==> flow/design.v <==
module modQ(clock, rst, start, inp, done, b_mod_out);
parameter n = 25;
input clock;
input rst;
input start;
input [n-1:0] inp;               
output reg done;
output reg [11:0] b_mod_out;
localparam [n-1:0] Q = 25'd3329;
reg busy;
reg [n-1:0] b;
wire [n-1:0] inp_capture = inp[n-1] == 1'b0 ? inp : ~inp + 1'b1;
reg  [4:0] r_shift;
reg  [9:0] temp_val;
always @(*)
begin
    if(inp_capture <= 25'd6912)
        begin r_shift = 5'd12; temp_val = 10'd2; end
    else if(inp_capture < 25'd51067)
        begin r_shift = 5'd13; temp_val = 10'd3; end
    else if(inp_capture < 25'd1025410)
        begin r_shift = 5'd14; temp_val = 10'd5; end
    else if(inp_capture < 25'd7575243)
        begin r_shift = 5'd15; temp_val = 10'd10; end
    else
        begin r_shift = 5'd19; temp_val = 10'd158; end
end
wire [n-1:0] s_val = (inp_capture >> r_shift) * temp_val;
wire [n-1:0] sQ    = s_val * Q;
wire [n-1:0] b_val = inp[n-1] == 1'b1 ? inp + sQ : inp - sQ;
always @(posedge clock)
begin
    if(rst)
        begin
        busy <= 1'b0;
        done <= 1'b0;
        end
    else
        begin
        done <= 1'b0;
        if(start)
            begin
            b <= b_val;
            busy <= 1'b1;
            end
        else if(busy)
            begin
            if(b[n-1])
                b <= b + Q;
            else if(b >= Q)
                b <= b - Q;
            else
                begin
                b_mod_out <= b[11:0];
                busy <= 1'b0;
                done <= 1'b1;
                end
            end
        end
end
endmodule
module jmod(clock, rst, start, j, t, jmod_out, ack);
parameter n = 4;
input clock;
input rst;
input start;
input [n:0] j;
input [n:0] t;
output reg [n:0] jmod_out;
output reg ack;
reg busy;
reg [n:0] w3;    
always @(posedge clock)
begin
    if(rst)
        begin
        busy <= 1'b0;
        ack <= 1'b0;
        end
    else
        begin
        ack <= 1'b0;
        if(start)
            begin
            w3 <= j - t;
            busy <= 1'b1;
            end
        else if(busy)
            begin
            if(w3[n])
                begin
                jmod_out <= w3 + t;
                busy <= 1'b0;
                ack <= 1'b1;
                end
            else
                w3 <= w3 - t;
            end
        end
end
endmodule
module index_GEN(j, t, i, jmod, tprev, index1, index2);
input [4:0] j;
input [4:0] t;
input [4:0] i;
input [4:0] jmod;
input [4:0] tprev;
output [4:0] index1;
output [4:0] index2;
wire [4:0] w1 = t - j;
wire w5 = w1[3] | ~(|w1);
wire w8 = |(i - 5'd2);
wire [4:0] w10 = w8 ? (jmod + tprev) : (j * 2);
assign index1 = w5 ? w10 : j;
assign index2 = index1 + t;
endmodule
module TW_gen(clock, rst, start, j, i, N, tw_ack, TW_out);
input clock;
input rst;
input start;
input [4:0] j;
input [4:0] i;
input [4:0] N;
output tw_ack;
output [11:0] TW_out;
wire [4:0] sel;
wire sel_ack;
wire [4:0] w1 = j << i;
wire [4:0] w2 = N >> i;
jmod REDC(clock, rst, start, w1, w2, sel, sel_ack);
reg g_busy;
reg g_done;
reg [4:0] count;
reg [15:0] G;
always @(posedge clock)
begin
    if(rst)
        begin
        g_busy <= 1'b0;
        g_done <= 1'b0;
        end
    else
        begin
        g_done <= 1'b0;
        if(sel_ack)
            begin
            G <= 16'd1;
            count <= sel;
            g_busy <= 1'b1;
            end
        else if(g_busy)
            begin
            if(count == 5'd0)
                begin
                g_busy <= 1'b0;
                g_done <= 1'b1;
                end
            else
                begin
                G <= (G << 5) + (G << 3);    
                count <= count - 1'b1;
                end
            end
        end
end
modQ MOD1(clock, rst, g_done, {9'b0, G}, tw_ack, TW_out);
endmodule
module BUFunit(clock, rst, start, u_inp, v_inp, tw_inp, x1_out, x2_out, ack);
parameter n = 25;
input clock;
input rst;
input start;
input [11:0] u_inp;
input [11:0] v_inp;
input [11:0] tw_inp;
output [11:0] x1_out;
output [11:0] x2_out;
output ack;
reg [n-1:0] w1, w3;
reg go;
reg busy, have1, have2;
wire d1, d2;
wire [n-1:0] w2 = {13'b0, u_inp} - {13'b0, v_inp};
always @(posedge clock)
begin
    if(start)
        begin
        w1 <= {13'b0, u_inp} + {13'b0, v_inp};
        w3 <= w2 * {13'b0, tw_inp};
        end
end
modQ MOD1(clock, rst, go, w1, d1, x1_out);
modQ MOD2(clock, rst, go, w3, d2, x2_out);
assign ack = busy & (have1 | d1) & (have2 | d2);
always @(posedge clock)
begin
    if(rst)
        begin
        go <= 1'b0;
        busy <= 1'b0;
        have1 <= 1'b0;
        have2 <= 1'b0;
        end
    else
        begin
        go <= start;
        if(go)
            begin
            busy <= 1'b1;
            have1 <= 1'b0;
            have2 <= 1'b0;
            end
        else if(ack)
            busy <= 1'b0;
        else
            begin
            if(d1) have1 <= 1'b1;
            if(d2) have2 <= 1'b1;
            end
        end
end
endmodule
module dualPortMemory(clock, load, load_data, rd_en, wr_en, addr1, addr2,
                      data_in1, data_in2, data_out1, data_out2, mem_flat);
input clock;
input load;
input [95:0] load_data;
input rd_en;
input wr_en;
input [2:0] addr1;
input [2:0] addr2;
input [11:0] data_in1;
input [11:0] data_in2;
output reg [11:0] data_out1;
output reg [11:0] data_out2;
output [95:0] mem_flat;
reg [11:0] NTT_RAM [0:7];
genvar g;
generate
    for(g = 0; g < 8; g = g + 1)
    begin : flat
        assign mem_flat[12*g +: 12] = NTT_RAM[g];
    end
endgenerate
integer k;
always @(posedge clock)
begin
    if(load)
        begin
        for(k = 0; k < 8; k = k + 1)
            NTT_RAM[k] <= load_data[12*k +: 12];
        end
    else if(wr_en)
        begin
        NTT_RAM[addr1] <= data_in1;
        NTT_RAM[addr2] <= data_in2;
        end
    if(rd_en)
        begin
        data_out1 <= NTT_RAM[addr1];
        data_out2 <= NTT_RAM[addr2];
        end
end
endmodule
module NTT_Controller(clock, rst, in_valid, in_ready, out_valid, load,
                      i, j, N, t, tprev, start1, idx_ack, start2, tw_ack,
                      start3, buf_ack, rd_en, wr_en);
parameter n = 5;
input clock;
input rst;
input in_valid;
output in_ready;
output out_valid;
output load;
output reg [n-1:0] i;
output reg [n-1:0] j;
output [n-1:0] N;
output reg [n-1:0] t;
output reg [n-1:0] tprev;
output start1;
input idx_ack;
output start2;
input tw_ack;
output start3;
input buf_ack;
output rd_en;
output wr_en;
localparam S_IDLE  = 4'b0000;
localparam S_STAGE = 4'b1001;
localparam S_BFLY  = 4'b0001;
localparam S_IDX   = 4'b0010;
localparam S_READ  = 4'b0011;
localparam S_TW    = 4'b0100;
localparam S_BUF   = 4'b0101;
localparam S_WRITE = 4'b0110;
localparam S_NEXT  = 4'b1000;
localparam S_DONE  = 4'b1010;
reg [3:0] state;
assign N         = 5'd8;
assign in_ready  = (state == S_IDLE) | (state == S_DONE);
assign out_valid = (state == S_DONE);
assign load      = in_ready & in_valid;
assign start1    = (state == S_BFLY) & (j < 5'd4);
assign rd_en     = (state == S_READ);
assign start2    = (state == S_READ);
assign start3    = (state == S_TW) & tw_ack;
assign wr_en     = (state == S_WRITE);
always @(posedge clock)
begin
    if(rst)
        state <= S_IDLE;
    else
        case(state)
        S_IDLE, S_DONE:
            if(in_valid)
                begin
                i <= 5'd0;
                j <= 5'd0;
                t <= 5'd4;
                tprev <= 5'd0;
                state <= S_STAGE;
                end
            else
                state <= S_IDLE;
        S_STAGE:
            if(i < 5'd3)
                state <= S_BFLY;
            else
                state <= S_DONE;
        S_BFLY:
            if(j < 5'd4)
                state <= S_IDX;
            else
                state <= S_NEXT;
        S_IDX:
            if(idx_ack)
                state <= S_READ;
        S_READ:
            state <= S_TW;
        S_TW:
            if(tw_ack)
                state <= S_BUF;
        S_BUF:
            if(buf_ack)
                state <= S_WRITE;
        S_WRITE:
            begin
            j <= j + 1'b1;
            state <= S_BFLY;
            end
        S_NEXT:
            begin
            tprev <= t;
            t <= t >> 1;
            i <= i + 1'b1;
            j <= 5'd0;
            state <= S_STAGE;
            end
        default:
            state <= S_IDLE;
        endcase
end
endmodule
module NTT_8point(clock, rst, in_valid, in_ready, x_in, out_valid, y_out);
input clock;
input rst;
input in_valid;
output in_ready;
input [95:0] x_in;
output out_valid;
output [95:0] y_out;
wire [4:0] i, j, N, t, tprev;
wire load, start1, start2, start3, rd_en, wr_en;
wire idx_ack, tw_ack, buf_ack;
wire [4:0] jmod_out, index1, index2;
wire [11:0] u_inp, v_inp, TW_out, x1_out, x2_out;
wire [95:0] mem_flat;
NTT_Controller CON1(clock, rst, in_valid, in_ready, out_valid, load,
                    i, j, N, t, tprev, start1, idx_ack, start2, tw_ack,
                    start3, buf_ack, rd_en, wr_en);
jmod JMOD1(clock, rst, start1, j, t, jmod_out, idx_ack);
index_GEN BUFINDEX1(j, t, i, jmod_out, tprev, index1, index2);
dualPortMemory MEM1(clock, load, x_in, rd_en, wr_en, index1[2:0], index2[2:0],
                    x1_out, x2_out, u_inp, v_inp, mem_flat);
TW_gen TWIDDLE1(clock, rst, start2, j, i, N, tw_ack, TW_out);
BUFunit BUF1(clock, rst, start3, u_inp, v_inp, TW_out, x1_out, x2_out, buf_ack);
assign y_out[12*0 +: 12] = mem_flat[12*0 +: 12];
assign y_out[12*1 +: 12] = mem_flat[12*4 +: 12];
assign y_out[12*2 +: 12] = mem_flat[12*2 +: 12];
assign y_out[12*3 +: 12] = mem_flat[12*6 +: 12];
assign y_out[12*4 +: 12] = mem_flat[12*1 +: 12];
assign y_out[12*5 +: 12] = mem_flat[12*5 +: 12];
assign y_out[12*6 +: 12] = mem_flat[12*3 +: 12];
assign y_out[12*7 +: 12] = mem_flat[12*7 +: 12];
endmodule
Wiki page: NTT_8point / tool data

# Reports on NTT_8point

Tool output for the design above before and after an edit, in the order of the flow.
"original" refers to lines of the RTL above, "edited" to lines of the edited file.
"change": "edited" minus "original" as printed here. "rel. change": 100 x difference / "original".
Operators: Yosys type, input widths -> output width; for muxes data width and select width s.
Cell names lack the library's common part.
Not given: n/a

Top module: NTT_8point
Clock input: clock
Cell library: sky130hd
Corner: tt_025C_1v80

# The edit

The edit as a unified diff against the file above.
A script made this edit. It changes what the design does and was not meant as an optimisation.

```diff
@@ -26,5 +26,5 @@
         begin r_shift = 5'd19; temp_val = 10'd158; end
 end
-wire [n-1:0] s_val = (inp_capture >> r_shift) * temp_val;
+wire [n-1:0] s_val = (inp_capture << r_shift) * temp_val;
 wire [n-1:0] sQ    = s_val * Q;
 wire [n-1:0] b_val = inp[n-1] == 1'b1 ? inp + sQ : inp - sQ;
```

# Elaborated design

Yosys after proc, flatten, opt, wreduce and memory -nomap, before mapping. Memory bits, and registers merged into a memory's read port (data or address), are not among the register bits. Print and check cells are not counted. Equal cells are merged and count once.
Yosys's memory passes give these memory sizes; they may raise the number of words (mostly to a power of two), join words into wider ones and drop unused or constant bits.

Storage and ports:

| what                   | original | edited | change | rel. change (%) |
| memories kept          | 1        | 1      | 0      | 0.00 |
| elaborated cells       | 304      | 304    | 0      | 0.00 |
| register bits          | 238      | 238    | 0      | 0.00 |
| memory bits (writable) | 96       | 96     | 0      | 0.00 |
| input bits             | 99       | 99     | 0      | 0.00 |

Cells by class:

| what                             | original | edited | change | rel. change (%) |
| bitwise gates (word level)       | 30       | 30     | 0      | 0.00 |
| shifts and indexed selects       | 5        | 5      | 0      | 0.00 |
| magnitude comparators            | 17       | 17     | 0      | 0.00 |
| equal/unequal tests              | 16       | 16     | 0      | 0.00 |
| add/sub/neg operators            | 29       | 29     | 0      | 0.00 |
| multiply operators               | 7        | 7      | 0      | 0.00 |
| reductions and logical operators | 45       | 45     | 0      | 0.00 |
| multiplexer cells                | 114      | 114    | 0      | 0.00 |

Operators by type and width:

| cell          | original | edited | change | rel. change (%) |
| $shr 25x5->25 | 2        | 0      | -2     | -100.00 |
| $shl 25x5->25 | 0        | 2      | +2     | n/a |
| $shr 16x5->25 | 1        | 0      | -1     | -100.00 |
| $shl 16x5->25 | 0        | 1      | +1     | n/a |

Operator kinds equal on both sides are left out: 65.

# Logic depth

Longest topological path by Yosys (ltp), each cell counted once; first at word level (registers and memories cut), then after technology mapping (sequential cells cut; the memories' decode and read muxes count).

Depth:

| what                      | original | edited | change | rel. change (%) |
| depth in word-level cells | 14       | 14     | 0      | 0.00 |
| ABC_AREA                  | 0        | 0      | n/a    | n/a |
| mapped depth              | 58       | 49     | -9     | -15.52 |

# Synthesis result

The flow's flattened synthesis, as Yosys stat reports it; memories are mapped. The netlist is that of the ABC_AREA named above (0 if unset); the other value can give another one.

Mapped netlist:

| what                           | original | edited  | change | rel. change (%) |
| standard cells after synthesis | 4010     | 4128    | +118   | +2.94 |
| chip area (Yosys) (sq um)      | 37657.4  | 38424.4 | +767.0 | +2.04 |
| mapped flip-flops              | 342      | 342     | 0      | 0.00 |

Cell types:

| cell     | original | edited | change | rel. change (%) |
| o21ai_0  | 215      | 152    | -63    | -29.30 |
| nor2_1   | 246      | 285    | +39    | +15.85 |
| xnor2_1  | 196      | 230    | +34    | +17.35 |
| nor2b_1  | 42       | 75     | +33    | +78.57 |
| ha_1     | 345      | 369    | +24    | +6.96 |
| nor3_1   | 97       | 119    | +22    | +22.68 |
| nand3_1  | 80       | 59     | -21    | -26.25 |
| a211oi_1 | 47       | 68     | +21    | +44.68 |
| clkbuf_1 | 172      | 192    | +20    | +11.63 |
| a21oi_1  | 191      | 210    | +19    | +9.95 |
| o21bai_1 | 14       | 33     | +19    | +135.71 |
| mux2_2   | 43       | 25     | -18    | -41.86 |
| buf_2    | 23       | 5      | -18    | -78.26 |
| nand2_1  | 364      | 347    | -17    | -4.67 |
| and2_1   | 45       | 60     | +15    | +33.33 |
| inv_1    | 502      | 512    | +10    | +1.99 |
| clkbuf_2 | 3        | 13     | +10    | +333.33 |
| o21a_1   | 17       | 26     | +9     | +52.94 |

Cell types equal on both sides are left out: 19.
The list need not be complete.
By module: a second synthesis without flattening, with its own total; a netlist apart from the flattened one above.

Unflattened totals:

| what                                 | original | edited  | change | rel. change (%) |
| cells (unflattened synthesis)        | 6275     | 6181    | -94    | -1.50 |
| area (unflattened synthesis) (sq um) | 55311.8  | 55464.4 | +152.6 | +0.28 |

Rows give one instance, submodules left out.

By module, original:

| module         | times used | area (sq um) | cells |
| modQ           | 3          | 11389.7      | 1369 |
| BUFunit        | 1          | 8459.4       | 924 |
| dualPortMemory | 1          | 8020.2       | 790 |
| jmod           | 2          | 878.3        | 83 |
| TW_gen         | 1          | 1124.8       | 103 |
| NTT_Controller | 1          | 1112.3       | 103 |
| index_GEN      | 1          | 669.4        | 82 |
| NTT_8point     | 1          | 0.0          | 0 |

By module, edited:

| module         | times used | area (sq um) | cells |
| modQ           | 3          | 11417.2      | 1340 |
| BUFunit        | 1          | 8529.4       | 917 |
| dualPortMemory | 1          | 8020.2       | 790 |
| jmod           | 2          | 878.3        | 83 |
| TW_gen         | 1          | 1124.8       | 103 |
| NTT_Controller | 1          | 1112.3       | 103 |
| index_GEN      | 1          | 669.4        | 82 |
| NTT_8point     | 1          | 0.0          | 0 |

# Path before layout

Source: OpenSTA report_checks on the synthesized netlist (no wires, ideal clock, input and output delay 20% of the period each), path of least setup slack; recovery checks are left aside. Register names are those of the netlist, which keeps one name where synthesis merged equal registers.

Timing after synthesis:

| what                          | original                 | edited                   | change | rel. change (%) |
| kind                          | register to register     | register to register     | n/a    | n/a |
| start                         | register BUF1.w3[1]      | register BUF1.w3[0]      | n/a    | n/a |
| end                           | register BUF1.MOD2.b[24] | register BUF1.MOD2.b[24] | n/a    | n/a |
| arrival time (ns)             | 12.211                   | 9.984                    | -2.227 | -18.24 |
| time at the first pin (ns)    | 0.000                    | 0.000                    | 0.000  | n/a |
| library setup time (ns)       | 0.270                    | 0.274                    | +0.004 | n/a |
| stages on the path            | 56                       | 45                       | -11    | -19.64 |
| path delay (ns)               | 12.481                   | 10.258                   | -2.223 | -17.81 |
| period (ns)                   | 12.0                     | 12.0                     | 0.0    | 0.00 |
| slack (ns)                    | -0.481                   | 1.742                    | +2.223 | n/a |
| buffers on the path           | 3                        | 3                        | 0      | 0.00 |
| synthesis period reached (ns) | 12.481                   | 10.258                   | -2.223 | -17.81 |

"path delay" is the arrival time less input delay plus setup time.
"stages on the path": output pins that drive a net of the path, with the launching flip-flop's if there is one; two outputs of one cell count as two.
"synthesis period reached" = period - worst setup slack (recovery checks aside). The figure is calculated, with input and output delays left at 20% of the set period.
The rows between start and end are the longest chain of elaborated cells between them; the timing report does not say that the signal goes this way. Where chains are equally long, one stands for them.
Each line given opens the expression or statement behind the cell; cells for indexed reads and writes are added by Yosys, which also makes memories of some case tables.
A register here has more assigning lines than the two given.

Between the ends, after synthesis, original:
Cell sequence: edfxtp_1 > buf_2 > inv_1 > ha_1 > or4b_1 > buf_4 > nor4_4 > nand2_1 > xnor2_1 > o41a_1 > o41a_1 > a22oi_2 > buf_6 > mux2i_1 > and2_1 > a21oi_1 > or2_2 > fa_1 > [20 not listed] > o21bai_1 > a2111o_1 > and3_1 > xor2_1 > nor4_1 > a21oi_1 > xnor2_1 > ha_1 > nand2_1 > nand2b_1 > a21o_1 > a21o_1 > o41a_1 > nand3_1 > nand2_1 > xnor2_1 > xnor2_1 > a21oi_1
Cells in the longest elaborated chain: 14
Elaborated cells on any way between the ends: 22
Source lines of those cells: 9
Those cells by class: add/sub: 3; mul: 2; compare: 4; shift: 1; mux: 11; logic: 1

Ends and longest elaborated chain, after synthesis, original:

| what               | line | RTL |
| start: declaration | 179  | `reg [n-1:0] w1, w3;` |
| start: assignment  | 189  | `w3 <= w2 * {13'b0, tw_inp};` |
| $not 25->25        | 12   | `wire [n-1:0] inp_capture = inp[n-1] == 1'b0 ? inp : ~inp + 1'b1;` |
| $add 25x1->25      | 12   |  |
| $mux 25            | 12   |  |
| $lt 25x23->1       | 23   | `else if(inp_capture < 25'd7575243)` |
| $mux 5             | 23   |  |
| $mux 5             | 21   | `else if(inp_capture < 25'd1025410)` |
| $mux 5             | 19   | `else if(inp_capture < 25'd51067)` |
| $mux 5             | 17   | `if(inp_capture <= 25'd6912)` |
| $shr 25x5->25      | 28   | `wire [n-1:0] s_val = (inp_capture >> r_shift) * temp_val;` |
| $mul 25x10->25     | 28   |  |
| $mul 25x12->25     | 29   | `wire [n-1:0] sQ    = s_val * Q;` |
| $sub 25x25->25     | 30   | `wire [n-1:0] b_val = inp[n-1] == 1'b1 ? inp + sQ : inp - sQ;` |
| $mux 25            | 30   |  |
| $mux 25            | 41   | `if(start)` |
| end: assignment    | 43   | `b <= b_val;` |
| end: assignment    | 49   | `b <= b + Q;` |
| end: declaration   | 11   | `reg [n-1:0] b;` |

Between the ends, after synthesis, edited:
Cell sequence: edfxtp_1 > clkbuf_1 > inv_1 > ha_1 > or3b_1 > clkbuf_1 > nor4_2 > nor2_1 > xnor2_1 > a221o_1 > a211oi_1 > clkbuf_1 > nor2_1 > nand2_1 > fa_1 > inv_1 > ha_1 > fa_1 > [9 not listed] > ha_1 > ha_1 > xnor2_1 > or3_1 > nor3_1 > and2_1 > nor2_1 > xnor2_1 > ha_1 > or3_1 > a2111oi_0 > nor2_1 > nand3_1 > nand2_1 > xnor2_1 > mux2i_1 > a221oi_2 > a31oi_1
Cells in the longest elaborated chain: 14
Elaborated cells on any way between the ends: 22
Source lines of those cells: 9
Those cells by class: add/sub: 3; mul: 2; compare: 4; shift: 1; mux: 11; logic: 1

Ends and longest elaborated chain, after synthesis, edited:

| what               | line | RTL |
| start: declaration | 179  | `reg [n-1:0] w1, w3;` |
| start: assignment  | 189  | `w3 <= w2 * {13'b0, tw_inp};` |
| $not 25->25        | 12   | `wire [n-1:0] inp_capture = inp[n-1] == 1'b0 ? inp : ~inp + 1'b1;` |
| $add 25x1->25      | 12   |  |
| $mux 25            | 12   |  |
| $lt 25x23->1       | 23   | `else if(inp_capture < 25'd7575243)` |
| $mux 5             | 23   |  |
| $mux 5             | 21   | `else if(inp_capture < 25'd1025410)` |
| $mux 5             | 19   | `else if(inp_capture < 25'd51067)` |
| $mux 5             | 17   | `if(inp_capture <= 25'd6912)` |
| $shl 25x5->25      | 28   | `wire [n-1:0] s_val = (inp_capture << r_shift) * temp_val;` |
| $mul 25x10->25     | 28   |  |
| $mul 25x12->25     | 29   | `wire [n-1:0] sQ    = s_val * Q;` |
| $sub 25x25->25     | 30   | `wire [n-1:0] b_val = inp[n-1] == 1'b1 ? inp + sQ : inp - sQ;` |
| $mux 25            | 30   |  |
| $mux 25            | 41   | `if(start)` |
| end: assignment    | 43   | `b <= b_val;` |
| end: assignment    | 49   | `b <= b + Q;` |
| end: declaration   | 11   | `reg [n-1:0] b;` |

# Path in the finished layout

Path of least setup slack in the final report of each run of pair 1 (OpenROAD, finished layout, wires in). Where an end is a register, its clock arrival counts in the times.

Timing post-layout:

| what                       | original                 | edited                   | change | rel. change (%) |
| kind                       | register to register     | register to register     | n/a    | n/a |
| start                      | register BUF1.w3[0]      | register BUF1.w3[0]      | n/a    | n/a |
| end                        | register BUF1.MOD2.b[24] | register BUF1.MOD2.b[24] | n/a    | n/a |
| time at the first pin (ns) | 0.59                     | 0.59                     | 0.00   | 0.00 |
| stages on the path         | 49                       | 45                       | -4     | -8.16 |
| period (ns)                | 12.0                     | 12.0                     | 0.0    | 0.00 |
| arrival time (ns)          | 11.84                    | 11.59                    | -0.25  | -2.11 |
| buffers on the path        | 5                        | 1                        | -4     | -80.00 |
| library setup time (ns)    | 0.28                     | 0.28                     | 0.00   | n/a |
| slack (ns)                 | 0.47                     | 0.71                     | +0.24  | n/a |

The rows between start and end are the longest chain of elaborated cells between them; the timing report does not say that the signal goes this way. Where chains are equally long, one stands for them.
A register here has more assigning lines than the two given.

Between the ends, post-layout, original:
Cell sequence: edfxtp_1 > inv_2 > ha_4 > or4b_4 > nor4_4 > nand2_1 > xnor2_1 > o41a_1 > o41a_1 > a22oi_2 > buf_6 > buf_12 > o21ai_0 > mux2i_1 > o21ai_0 > fa_2 > inv_2 > fa_1 > [13 not listed] > fa_1 > ha_1 > ha_4 > a2111oi_4 > buf_4 > nor2_1 > mux2_2 > nor4_4 > a41oi_2 > xnor2_1 > ha_1 > a21o_1 > o41a_1 > nand3_1 > nand2_1 > xnor2_1 > xnor2_1 > a21oi_1
Cells in the longest elaborated chain: 14
Elaborated cells on any way between the ends: 22
Source lines of those cells: 9
Those cells by class: add/sub: 3; mul: 2; compare: 4; shift: 1; mux: 11; logic: 1

Ends and longest elaborated chain, post-layout, original:

| what               | line | RTL |
| start: declaration | 179  | `reg [n-1:0] w1, w3;` |
| start: assignment  | 189  | `w3 <= w2 * {13'b0, tw_inp};` |
| $not 25->25        | 12   | `wire [n-1:0] inp_capture = inp[n-1] == 1'b0 ? inp : ~inp + 1'b1;` |
| $add 25x1->25      | 12   |  |
| $mux 25            | 12   |  |
| $lt 25x23->1       | 23   | `else if(inp_capture < 25'd7575243)` |
| $mux 5             | 23   |  |
| $mux 5             | 21   | `else if(inp_capture < 25'd1025410)` |
| $mux 5             | 19   | `else if(inp_capture < 25'd51067)` |
| $mux 5             | 17   | `if(inp_capture <= 25'd6912)` |
| $shr 25x5->25      | 28   | `wire [n-1:0] s_val = (inp_capture >> r_shift) * temp_val;` |
| $mul 25x10->25     | 28   |  |
| $mul 25x12->25     | 29   | `wire [n-1:0] sQ    = s_val * Q;` |
| $sub 25x25->25     | 30   | `wire [n-1:0] b_val = inp[n-1] == 1'b1 ? inp + sQ : inp - sQ;` |
| $mux 25            | 30   |  |
| $mux 25            | 41   | `if(start)` |
| end: assignment    | 43   | `b <= b_val;` |
| end: assignment    | 49   | `b <= b + Q;` |
| end: declaration   | 11   | `reg [n-1:0] b;` |

Between the ends, post-layout, edited:
Cell sequence: edfxtp_1 > inv_1 > ha_1 > nor3b_1 > buf_4 > or4_1 > a211o_1 > a211o_1 > a211o_1 > a31oi_4 > nand2_1 > a22o_1 > nor2_1 > a31oi_1 > or2_2 > fa_1 > fa_1 > fa_1 > [9 not listed] > ha_1 > ha_1 > xnor2_1 > or3_1 > nor3_1 > and2_1 > nor2_1 > xnor2_1 > ha_1 > or3_1 > a2111oi_0 > nor2_1 > nand3_1 > nand2_1 > xnor2_1 > mux2i_1 > a221oi_2 > a31oi_1
Cells in the longest elaborated chain: 14
Elaborated cells on any way between the ends: 22
Source lines of those cells: 9
Those cells by class: add/sub: 3; mul: 2; compare: 4; shift: 1; mux: 11; logic: 1

Ends and longest elaborated chain, post-layout, edited:

| what               | line | RTL |
| start: declaration | 179  | `reg [n-1:0] w1, w3;` |
| start: assignment  | 189  | `w3 <= w2 * {13'b0, tw_inp};` |
| $not 25->25        | 12   | `wire [n-1:0] inp_capture = inp[n-1] == 1'b0 ? inp : ~inp + 1'b1;` |
| $add 25x1->25      | 12   |  |
| $mux 25            | 12   |  |
| $lt 25x23->1       | 23   | `else if(inp_capture < 25'd7575243)` |
| $mux 5             | 23   |  |
| $mux 5             | 21   | `else if(inp_capture < 25'd1025410)` |
| $mux 5             | 19   | `else if(inp_capture < 25'd51067)` |
| $mux 5             | 17   | `if(inp_capture <= 25'd6912)` |
| $shl 25x5->25      | 28   | `wire [n-1:0] s_val = (inp_capture << r_shift) * temp_val;` |
| $mul 25x10->25     | 28   |  |
| $mul 25x12->25     | 29   | `wire [n-1:0] sQ    = s_val * Q;` |
| $sub 25x25->25     | 30   | `wire [n-1:0] b_val = inp[n-1] == 1'b1 ? inp + sQ : inp - sQ;` |
| $mux 25            | 30   |  |
| $mux 25            | 41   | `if(start)` |
| end: assignment    | 43   | `b <= b_val;` |
| end: assignment    | 49   | `b <= b + Q;` |
| end: declaration   | 11   | `reg [n-1:0] b;` |

# Measured runs

Runs of the flow (Yosys, OpenROAD) on both versions; the two runs of a pair have the same settings. The constraints put input and output delay at 20% of the set period each and load the outputs with 0.01 pF.

Flow settings, pair 1:
CORE_UTILIZATION: 40
period_ns: 12.0
CAP_MARGIN: 20
CORE_MARGIN: 2
SLEW_MARGIN: 20

Final reports, pair 1:

| what                                      | original | edited  | change  | rel. change (%) |
| full die area (sq um)                     | 96612.2  | 98555.2 | +1943.0 | +2.01 |
| achieved clock period (ns)                | 11.528   | 11.288  | -0.240  | -2.08 |
| worst slack on setup checks (ns)          | 0.472    | 0.712   | +0.240  | n/a |
| lowest hold slack (ns)                    | 0.408    | 0.427   | +0.019  | n/a |
| Yosys chip area after synthesis (sq um)   | 37657.4  | 38424.4 | +767.0  | +2.04 |
| standard-cell area after layout (sq um)   | 43670.6  | 43540.5 | -130.1  | -0.30 |
| final design utilization (%)              | 46.8     | 45.8    | -1.0    | n/a |
| total negative slack on setup checks (ns) | 0.000    | 0.000   | 0.000   | n/a |

Flow settings, pair 2:
CAP_MARGIN: 30
CELL_PAD_IN_SITES_DETAIL_PLACEMENT: 0
CELL_PAD_IN_SITES_GLOBAL_PLACEMENT: 1
CORE_UTILIZATION: 46
CTS_CLUSTER_SIZE: 11
MAX_ROUTING_LAYER: met5
PLACE_DENSITY: 0.49
SLEW_MARGIN: 40
TNS_END_PERCENT: 70
period_ns: 7.8
CORE_MARGIN: 2

Final reports, pair 2:

| what                                      | original | edited  | change  | rel. change (%) |
| full die area (sq um)                     | 84169.6  | 85857.8 | +1688.2 | +2.01 |
| achieved clock period (ns)                | 11.174   | 9.744   | -1.430  | -12.80 |
| worst slack on setup checks (ns)          | -3.374   | -1.944  | +1.430  | n/a |
| lowest hold slack (ns)                    | 0.430    | 0.424   | -0.006  | n/a |
| Yosys chip area after synthesis (sq um)   | 37657.4  | 38424.4 | +767.0  | +2.04 |
| standard-cell area after layout (sq um)   | 46590.9  | 46488.3 | -102.6  | -0.22 |
| final design utilization (%)              | 57.7     | 56.4    | -1.3    | n/a |
| total negative slack on setup checks (ns) | -37.154  | -11.773 | +25.381 | n/a |

"achieved clock period": clock period set for the run, less the worst setup slack. It is reckoned from that one timing run; input and output delays stay at 20% of the period that was set.
